==> flow/design.v <==
`timescale 1ns / 1ps
module uart_rx(
               input               clk          ,		 
               input               rst_n        ,	
               input               din          ,
               output  reg [7:0]    dout         ,		
               output  reg         dout_vld     
               );
parameter    	   BPS	  =	217;	 
reg   [14:0]        cnt0         ;
wire                add_cnt0     ;
wire                end_cnt0     ;
reg   [ 3:0]        cnt1         ;
wire                add_cnt1     ;
wire                end_cnt1     ;
reg                 rx0          ;	
reg                 rx1          ;	
reg                 rx2          ;	
wire                rx_en        ;
reg                 flag_add     ;
always @ (posedge clk or negedge rst_n) begin
	if(!rst_n) begin
		rx0 <= 1'b1;
        rx1 <= 1'b1;
        rx2 <= 1'b1;
	end
	else begin
		rx0 <= din;
        rx1 <= rx0;
        rx2 <= rx1;
	end
end
assign rx_en = rx2 & ~rx1;	
always @(posedge clk or negedge rst_n)begin
    if(!rst_n)begin
        cnt0 <= 0;
    end
    else if(add_cnt0)begin
        if(end_cnt0)
            cnt0 <= 0;
        else
            cnt0 <= cnt0 + 1;
    end
end
assign add_cnt0 = flag_add;
assign end_cnt0 = add_cnt0 && cnt0==BPS-1 ;
always @(posedge clk or negedge rst_n)begin 
    if(!rst_n)begin
        cnt1 <= 0;
    end
    else if(add_cnt1)begin
        if(end_cnt1)
            cnt1 <= 0;
        else
            cnt1 <= cnt1 + 1;
    end
end
assign add_cnt1 = end_cnt0;
assign end_cnt1 = add_cnt1 && cnt1==9-1 ;  
always @ (posedge clk or negedge rst_n)begin
	if(!rst_n) begin
		flag_add <= 1'b0;
	end
	else if(rx_en) begin		
		flag_add <= 1'b1;	
	end
    else if(end_cnt1) begin		
		flag_add <= 1'b0;	
	end
end
always @ (posedge clk or negedge rst_n)begin
	if(!rst_n) begin
		dout <= 8'd0;
	end
	else if(add_cnt0 && cnt0==BPS/2-1 && cnt1!=0) begin		 
	    dout[cnt1-1]<= rx2 ;
	end
end
always @ (posedge clk or negedge rst_n)begin
	if(!rst_n) begin
		dout_vld <= 1'b0;
	end
    else if(end_cnt1) begin		
		dout_vld <= 1'b1;	
	end
	else begin	
        dout_vld <= 1'b0;			
	end
end
endmodule
`timescale 1ns / 1ps
module uart_tx(
                 input             clk    ,			
                 input             rst_n  ,		
                 input [7:0]       din    ,
                 input             din_vld,	  
                 output reg        rdy    ,   
                 output reg        dout   
             );
parameter         BPS    = 217;
reg   [7:0]       tx_data_tmp;	
reg               flag_add   ;
reg   [14:0]      cnt0       ;
wire              add_cnt0   ;
wire              end_cnt0   ;
reg   [ 3:0]      cnt1       ;
wire              add_cnt1   ;
wire              end_cnt1   ;
wire  [ 9:0]      data       ;
always  @(posedge clk or negedge rst_n)begin
    if(rst_n==1'b0)begin
        flag_add <= 0;
    end
    else if(flag_add==0 && din_vld)begin
        flag_add <= 1;
    end
    else if(end_cnt1)begin
        flag_add <= 0;
    end
end
always @(posedge clk or negedge rst_n)begin
    if(!rst_n)begin
        cnt0 <= 0;
    end
    else if(add_cnt0)begin
        if(end_cnt0)
            cnt0 <= 0;
        else
            cnt0 <= cnt0 + 1;
    end
end
assign add_cnt0 = flag_add;
assign end_cnt0 = add_cnt0 && cnt0==BPS-1 ;
always @(posedge clk or negedge rst_n)begin 
    if(!rst_n)begin
        cnt1 <= 0;
    end
    else if(add_cnt1)begin
        if(end_cnt1)
            cnt1 <= 0;
        else
            cnt1 <= cnt1 + 1;
    end
end
assign add_cnt1 = end_cnt0;
assign end_cnt1 = add_cnt1 && cnt1==10-1 ;
always @ (posedge clk or negedge rst_n) begin
	if(!rst_n) begin
		tx_data_tmp <=8'd0;
	end
	else if(flag_add==1'b0 && din_vld) begin	
		tx_data_tmp <= din;	
	end
end
always @ (posedge clk or negedge rst_n) begin
	if(!rst_n) begin
		dout <= 1'b1;
	end
	else if(add_cnt0 && cnt0==1-1)begin
        dout<= data[cnt1];
    end 
end
assign  data = {1'b1,tx_data_tmp,1'b0};  
always  @(*)begin
    if(din_vld || flag_add)
        rdy = 1'b0;
    else
        rdy = 1'b1;
end
endmodule
module  uart_top(
								input  clk,
								input  rst_n,
								input  din,
								input sw8,
								output  reg  [23:0] pic_out,
								output  reg [16:0] addr,
								output  reg wr_ram,
								output  tx,
								output  reg pic_done,    
								output  reg  pic_download,    
								output  reg [7:0] rgb_led
								);
	wire   dout_vld;
	wire  [7:0] dout;
	reg [3:0] code_p;
	reg  [4:0]  cnt;
	reg  [3:0]  state;
	wire  [3:0]  code;
	wire [7:0]  temp;
	reg [23:0] pic_reg;
	parameter  monitor=0;   
	parameter  second=1 ;
	parameter  third=2 ;
	parameter   fouth=3;
	parameter   fiveth=4;
	parameter   sixth=5;
	parameter   send=6;
	parameter   stop=7;
	assign temp=(dout>8'd57)?(dout-8'd87):(dout-8'd48);
	assign code=temp[3:0];
	always  @ (posedge clk or negedge rst_n)
	    begin
			if  (!rst_n)
			   begin
			      state<=monitor;
				  wr_ram<=1;
				  pic_out<=0;
				  addr<=0;
				  pic_done<=0;
				  end
			else
	case (state)
	monitor:	begin
				   if (dout_vld)
						begin
						    wr_ram<=1;	
							pic_reg[23:20]<=code;
							state<=second;
							code_p<=code;
						end
				 else
				          state<=monitor;
					end
	second:	begin
					if (dout_vld)
							begin
								pic_reg[19:16]<=code;
								state<=third;
								rgb_led<={code_p,code};
							end
					else
							state<=second;
					end
		third:		begin
					if (dout_vld)
						begin
							pic_reg[15:12]<=code;
							state<=fouth;
							code_p<=code;
						end
					else
						state<=third;
					end
		fouth:		begin
					if (dout_vld)
						begin
							pic_reg[11:8]<=code;
							state<=fiveth;
							rgb_led<={code_p,code};
						end
					else
						state<=fouth;
					end
		fiveth:		begin
					if (dout_vld)
						begin
							pic_reg[7:4]<=code;
							state<=sixth;
							code_p<=code;
						end
					else
						state<=fiveth;
					end
        sixth:		begin
					if (dout_vld)
						begin
							pic_reg[3:0]<=code;
							state<=send;
							rgb_led<={code_p,code};
						end
					else
						state<=sixth;
					end
		send: 	 begin
						wr_ram<=0;
						pic_out<=pic_reg;
						if (addr<479)
							begin
								addr<=addr+1;								
								pic_done<=0;
								state<=monitor;
							end
			         else if (addr==479)
					        begin								 
							     addr<=0;		
								 pic_done<=1;
								 state<=stop;								
							end	 
						end
		stop:  begin
					if  (sw8==1)
					    state<=monitor;
					else
						begin
						state<=stop;
						end
				  end
		     endcase
		end
		always  @ (posedge  clk or negedge rst_n)
		    begin
				if (!rst_n)
					cnt<=0;
				else if (state==send)
				    cnt<=cnt+1;
			    else 
					cnt<=cnt;
			end
		always  @ (posedge  clk or negedge rst_n)
			begin
				if (!rst_n)
					pic_download<=1;
		   else if (cnt>=15)
					pic_download<=0;
			else
					pic_download<=1;
			end
		uart_rx #(.BPS(16)) uart_rx(
								.clk(clk),
								.rst_n(rst_n),
								.din(din),
								.dout(dout),
								.dout_vld(dout_vld)
								);
	   uart_tx #(.BPS(16)) uart_tx(
                              .clk(clk)    ,			
                              .rst_n(rst_n)  ,		
							  .din_vld(dout_vld)    ,
							  .din(dout),
							  .dout(tx),
							  .rdy()
							); 
		endmodule 
Tool chain data of uart_top
The steps from the RTL of uart_top to its reports follow in flow order.
Line numbers count from 1 in the design file above.
Operators: Yosys type, input widths -> output width; for muxes data width and select width s.
{"block": "setup", "top_module": "uart_top", "clock": "clk", "lib": "sky130hd", "pvt_corner": "tt_025C_1v80"}

Elaborated design
Yosys after proc, flatten, opt, wreduce and memory -nomap, before mapping. Memory bits, and registers merged into a memory's read port (data or address), are not among the register bits. Print and check cells are not counted.
{"block": "word_totals", "latch_bits": 0, "input_bits": 4, "out_inout_bits": 53, "n_memories": 0, "ram_bits": 0, "rom_bits": 0, "register_bits": 150, "clocked_rd_ports_x_width": 0, "elab_cells": 129}
{"block": "op_classes", "mul": 0, "mux": 31, "div_mod_pow": 0, "eq_ne": 17, "addsub": 10, "shifts": 3, "n_reduce_logical": 31, "logic": 6, "cmp": 3}
{"block": "ops", "op": "$mux 17", "n": 2}
{"block": "ops", "op": "$shift 1x33->8", "n": 1}
{"block": "ops", "op": "$shift 1x33->8 const A", "n": 1}
{"block": "ops", "op": "$neg 32->33", "n": 1}
{"block": "ops", "op": "$pmux 4 s8", "n": 1}
{"block": "ops", "op": "$add 15x1->15 const B", "n": 2}
{"block": "ops", "op": "$eq 15x4->1 const B", "n": 2}
{"block": "ops", "op": "$mux 15", "n": 2}
{"block": "ops", "op": "$mux 4", "n": 7}
{"block": "ops", "op": "$reduce_and 3->1", "n": 8}
{"block": "ops", "op": "$add 17x1->17 const B", "n": 1}
{"block": "ops", "op": "$lt 17x9->1 const B", "n": 1}
{"block": "ops", "op": "$eq 17x9->1 const B", "n": 1}
{"block": "ops", "op": "$eq 4x3->1 const B", "n": 4}
{"block": "ops", "op": "$mux 8", "n": 2}
{"block": "ops", "op": "$eq 15x3->1 const B", "n": 1}
{"block": "ops", "op": "$logic_not 15->1", "n": 1}
{"block": "ops", "op": "$mux 1", "n": 12}
{"block": "ops", "op": "$shiftx 10x4->1", "n": 1}
{"block": "ops", "op": "$logic_and 1x1->1", "n": 8}
{"block": "ops", "op": "$reduce_bool 2->1", "n": 4}
{"block": "ops", "op": "$add 4x1->4 const B", "n": 2}
{"block": "ops", "op": "$eq 4x2->1 const B", "n": 2}
{"block": "ops", "op": "$eq 4x4->1 const B", "n": 2}
{"block": "ops", "op": "$gt 8x6->1 const B", "n": 1}
{"block": "ops", "op": "$and 8x8->8", "n": 1}
{"block": "ops", "op": "$or 8x8->8", "n": 1}
{"block": "ops", "op": "$not 8->8", "n": 1}
Other operator kinds: 19; their cells: 28.

Depth
Longest topological path by Yosys (ltp), each cell counted once; first at word level (registers and memories cut), then after technology mapping (sequential cells cut; the memories' decode and read muxes count).
{"block": "logic_depth", "ltp_word": 6, "abc_area": 0, "depth_mapped": 13, "depth_no_buf": 12}

After synthesis
Source: synth_stat.txt of the flow (Yosys; design flattened, memories mapped). It holds for the ABC_AREA given above (unset counts as 0); a run with the other value may have another netlist.
Totals and module areas in this step are rounded.
{"block": "synth_totals", "flip_flops": 154, "cell_count": 528, "mapped_area_um2": 6660, "buffers": 22}
{"block": "by_type", "cell": "sky130_fd_sc_hd__dfrtp_1", "n": 111}
{"block": "by_type", "cell": "sky130_fd_sc_hd__edfxtp_1", "n": 36}
{"block": "by_type", "cell": "sky130_fd_sc_hd__mux2_2", "n": 43}
{"block": "by_type", "cell": "sky130_fd_sc_hd__ha_1", "n": 22}
{"block": "by_type", "cell": "sky130_fd_sc_hd__dfstp_2", "n": 7}
{"block": "by_type", "cell": "sky130_fd_sc_hd__xnor2_1", "n": 20}
{"block": "by_type", "cell": "sky130_fd_sc_hd__nand2_1", "n": 42}
{"block": "by_type", "cell": "sky130_fd_sc_hd__xor2_1", "n": 16}
{"block": "by_type", "cell": "sky130_fd_sc_hd__nor4_1", "n": 18}
{"block": "by_type", "cell": "sky130_fd_sc_hd__nor2_1", "n": 27}
{"block": "by_type", "cell": "sky130_fd_sc_hd__and3_1", "n": 16}
{"block": "by_type", "cell": "sky130_fd_sc_hd__nand3_1", "n": 20}
{"block": "by_type", "cell": "sky130_fd_sc_hd__inv_1", "n": 21}
{"block": "by_type", "cell": "sky130_fd_sc_hd__o21ai_0", "n": 15}
{"block": "by_type", "cell": "sky130_fd_sc_hd__clkbuf_1", "n": 18}
{"block": "by_type", "cell": "sky130_fd_sc_hd__nand4_1", "n": 9}
{"block": "by_type", "cell": "sky130_fd_sc_hd__mux2i_1", "n": 5}
{"block": "by_type", "cell": "sky130_fd_sc_hd__or3_1", "n": 8}
Other cell types: 38; their cells: 74.
The figures by module come from a second, unflattened synthesis with its own total; it is not the netlist above.
{"block": "unflattened", "cells_unflattened": 532, "area_unflattened_um2": 6860}
Rows give one instance, submodules left out.
{"block": "modules", "module": "uart_top", "instances": 1, "n_cells": 242, "mod_area_um2": 3640}
{"block": "modules", "module": "uart_rx #(BPS=16)", "instances": 1, "n_cells": 167, "mod_area_um2": 1790}
{"block": "modules", "module": "uart_tx #(BPS=16)", "instances": 1, "n_cells": 123, "mod_area_um2": 1430}

Path before layout
Path of least setup slack by OpenSTA after synthesis, without wires, with an ideal clock, recovery checks aside; 20% of the period is set as input and as output delay. Where synthesis merged equal registers, the netlist keeps one of their names.
{"block": "synth_path", "kind": "register to register", "from": "register uart_rx.cnt1[0]", "to": "register uart_rx.dout[3]", "path_delay_ns": 3.356, "arrival_ns": 3.228, "slack_ns": 6.644, "t_required_ns": 9.872, "driving_pins": 11, "setup_time_ns": 0.128, "clock_period_ns": 10.0, "synth_period_reached_ns": 3.356}
"path_delay_ns" = arrival - input delay + setup time.
"driving_pins": output pins that drive a net of the path, with the launching flip-flop's if there is one; two outputs of one cell count as two.
"synth_period_reached_ns" = period - worst setup slack (recovery checks aside). The figure is calculated, with input and output delays left at 20% of the set period.
The rows between start and end are the longest chain of elaborated cells between them; the timing report does not say that the signal goes this way. Where chains are equally long, one stands for them.
A line is the first line of the expression or statement that the cell stems from. Yosys adds cells for indexed reads and writes and turns some case tables into memories.
A register here has more assigning lines than the two given.
Lines with a computed index may be missing from the assigning lines.
{"block": "synth_between", "path_cell_list": "sky130_fd_sc_hd__dfrtp_1 -> sky130_fd_sc_hd__buf_2 -> sky130_fd_sc_hd__inv_1 -> sky130_fd_sc_hd__ha_1 -> sky130_fd_sc_hd__or3b_2 -> sky130_fd_sc_hd__ha_1 -> sky130_fd_sc_hd__or4b_4 -> sky130_fd_sc_hd__nor4_4 -> sky130_fd_sc_hd__nand3_2 -> sky130_fd_sc_hd__nor4_1 -> sky130_fd_sc_hd__mux2_1", "elab_chain_len": 6}
{"block": "synth_lines", "item": "start: declaration", "line": 13, "text": "reg   [ 3:0]        cnt1         ;"}
{"block": "synth_lines", "item": "start: assignment", "line": 49, "text": "cnt1 <= 0;"}
{"block": "synth_lines", "item": "start: assignment", "line": 55, "text": "cnt1 <= cnt1 + 1;"}
{"block": "synth_lines", "item": "$sub 4x1->5", "line": 76, "text": "dout[cnt1-1]<= rx2 ;"}
{"block": "synth_lines", "item": "$neg 32->33", "line": 76}
{"block": "synth_lines", "item": "$shift 1x33->8", "line": 76}
{"block": "synth_lines", "item": "$not 8->8", "line": 76}
{"block": "synth_lines", "item": "$and 8x8->8", "line": 76}
{"block": "synth_lines", "item": "$or 8x8->8", "line": 76}
{"block": "synth_lines", "item": "end: assignment", "line": 73, "text": "dout <= 8'd0;"}
{"block": "synth_lines", "item": "end: declaration", "line": 6, "text": "output reg [7:0] dout ,"}

Path in the finished layout
Path of least setup slack in the final report of record 1 (OpenROAD, finished layout, wires in). Where an end is a register, its clock arrival counts in the times.
{"block": "layout_path", "kind": "register to register", "from": "register uart_rx.cnt1[0]", "to": "register uart_rx.dout[7]", "setup_time_ns": 0.11, "slack_ns": 6.31, "driving_pins": 11, "clock_period_ns": 10.0, "arrival_ns": 4.00, "t_required_ns": 10.30}
The rows between start and end are the longest chain of elaborated cells between them; the timing report does not say that the signal goes this way. Where chains are equally long, one stands for them.
A register here has more assigning lines than the two given.
Lines with a computed index may be missing from the assigning lines.
{"block": "layout_between", "path_cell_list": "sky130_fd_sc_hd__dfrtp_1 -> sky130_fd_sc_hd__buf_2 -> sky130_fd_sc_hd__inv_1 -> sky130_fd_sc_hd__ha_1 -> sky130_fd_sc_hd__or3b_2 -> sky130_fd_sc_hd__ha_1 -> sky130_fd_sc_hd__or4b_4 -> sky130_fd_sc_hd__nor4_4 -> sky130_fd_sc_hd__nand3_2 -> sky130_fd_sc_hd__nor4_1 -> sky130_fd_sc_hd__mux2_1", "elab_chain_len": 6}
{"block": "layout_lines", "item": "start: declaration", "line": 13, "text": "reg   [ 3:0]        cnt1         ;"}
{"block": "layout_lines", "item": "start: assignment", "line": 49, "text": "cnt1 <= 0;"}
{"block": "layout_lines", "item": "start: assignment", "line": 55, "text": "cnt1 <= cnt1 + 1;"}
{"block": "layout_lines", "item": "$sub 4x1->5", "line": 76, "text": "dout[cnt1-1]<= rx2 ;"}
{"block": "layout_lines", "item": "$neg 32->33", "line": 76}
{"block": "layout_lines", "item": "$shift 1x33->8", "line": 76}
{"block": "layout_lines", "item": "$not 8->8", "line": 76}
{"block": "layout_lines", "item": "$and 8x8->8", "line": 76}
{"block": "layout_lines", "item": "$or 8x8->8", "line": 76}
{"block": "layout_lines", "item": "end: assignment", "line": 73, "text": "dout <= 8'd0;"}
{"block": "layout_lines", "item": "end: declaration", "line": 6, "text": "output reg [7:0] dout ,"}

## Implementation results

Flow measurements of uart_top on sky130hd: 6 stored runs with different settings, listed in no order. Input and output delays are each 20% of the period that was set; the output load is 0.01 pF.
"critical_path_time_ns" is the time allowed to the run's worst setup path (the clock period less input and output delay, where it has them) less its slack. Clock arrival times count: a late capture clock shortens it, a late launch clock lengthens it.
By "final_power_uw" is meant OpenSTA's value without simulated activity: inputs other than the clock are taken to toggle once in ten clock periods, and the tool carries that through the logic.
The measured numbers are rounded.

{"run": "record 1", "settings": { "CORE_UTILIZATION": 49, "CTS_CLUSTER_DIAMETER": 343, "GPL_TIMING_DRIVEN": 0, "HOLD_SLACK_MARGIN": 0.04, "SETUP_SLACK_MARGIN": 1.72, "period_ns": 10.0, "CAP_MARGIN": 20, "CORE_MARGIN": 2, "SLEW_MARGIN": 20 }, "results": { "critical_path_time_ns": 3.69, "critical_path_kind": "register to register", "final_power_uw": 1590, "design.die.area_um2": 14500, "timing.setup.ws_ns": 6.31, "final_stdcell_area_um2": 8060, "finish.utilization_frac": 0.608, "tns_ns": 0.000, "ys_area_um2": 6660 }}
{"run": "record 2", "settings": { "ABC_AREA": 0, "CELL_PAD_IN_SITES_GLOBAL_PLACEMENT": 2, "CORE_ASPECT_RATIO": 0.5, "CORE_MARGIN": 8, "CORE_UTILIZATION": 54, "GPL_ROUTABILITY_DRIVEN": 1, "MIN_ROUTING_LAYER": "met1", "PLACE_DENSITY_LB_ADDON": 0.21, "SETUP_SLACK_MARGIN": -0.09, "SLEW_MARGIN": 0, "period_ns": 2.81, "CAP_MARGIN": 20 }, "results": { "design.die.area_um2": 16400, "finish.utilization_frac": 0.704, "final_stdcell_area_um2": 8380, "critical_path_time_ns": 3.31, "critical_path_kind": "register to register", "ys_area_um2": 6660, "final_power_uw": 6310, "tns_ns": -3.38, "timing.setup.ws_ns": -0.498 }}
{"run": "record 3", "settings": { "CAP_MARGIN": 0, "CELL_PAD_IN_SITES_DETAIL_PLACEMENT": 0, "CELL_PAD_IN_SITES_GLOBAL_PLACEMENT": 3, "CORE_MARGIN": 4, "CORE_UTILIZATION": 61, "CTS_CLUSTER_DIAMETER": 253, "CTS_CLUSTER_SIZE": 86, "GPL_ROUTABILITY_DRIVEN": 1, "GPL_TIMING_DRIVEN": 1, "HOLD_SLACK_MARGIN": 0.02, "MAX_ROUTING_LAYER": "met4", "PLACE_DENSITY_LB_ADDON": 0.07, "SETUP_SLACK_MARGIN": -0.3, "TNS_END_PERCENT": 85, "period_ns": 3.42, "SLEW_MARGIN": 20 }, "outcome": "stopped before the end: placement reported FLW-0024"}
{"run": "record 4", "settings": { "ABC_AREA": 0, "CELL_PAD_IN_SITES_DETAIL_PLACEMENT": 2, "CELL_PAD_IN_SITES_GLOBAL_PLACEMENT": 3, "CORE_UTILIZATION": 67, "GPL_ROUTABILITY_DRIVEN": 0, "GPL_TIMING_DRIVEN": 1, "HOLD_SLACK_MARGIN": 0.04, "PLACE_DENSITY_LB_ADDON": 0.23, "SETUP_SLACK_MARGIN": 0.4, "period_ns": 2.75, "CAP_MARGIN": 20, "CORE_MARGIN": 2, "SLEW_MARGIN": 20 }, "outcome": "stopped before the end: placement reported FLW-0024"}
{"run": "record 5", "settings": { "CORE_UTILIZATION": 40, "period_ns": 3.68, "CAP_MARGIN": 20, "CORE_MARGIN": 2, "SLEW_MARGIN": 20 }, "results": { "critical_path_time_ns": 3.48, "critical_path_kind": "register to register", "final_power_uw": 4330, "design.die.area_um2": 17700, "ys_area_um2": 6660, "tns_ns": 0.000, "final_stdcell_area_um2": 8030, "finish.utilization_frac": 0.489, "timing.setup.ws_ns": 0.205 }}
{"run": "record 6", "settings": { "CAP_MARGIN": 30, "CELL_PAD_IN_SITES_GLOBAL_PLACEMENT": 3, "CORE_MARGIN": 4, "CORE_UTILIZATION": 61, "CTS_CLUSTER_DIAMETER": 253, "CTS_CLUSTER_SIZE": 86, "GPL_ROUTABILITY_DRIVEN": 1, "GPL_TIMING_DRIVEN": 0, "MAX_ROUTING_LAYER": "met4", "PLACE_DENSITY_LB_ADDON": 0.07, "TNS_END_PERCENT": 20, "period_ns": 3.42, "SLEW_MARGIN": 20 }, "outcome": "stopped before the end: placement reported FLW-0024"}
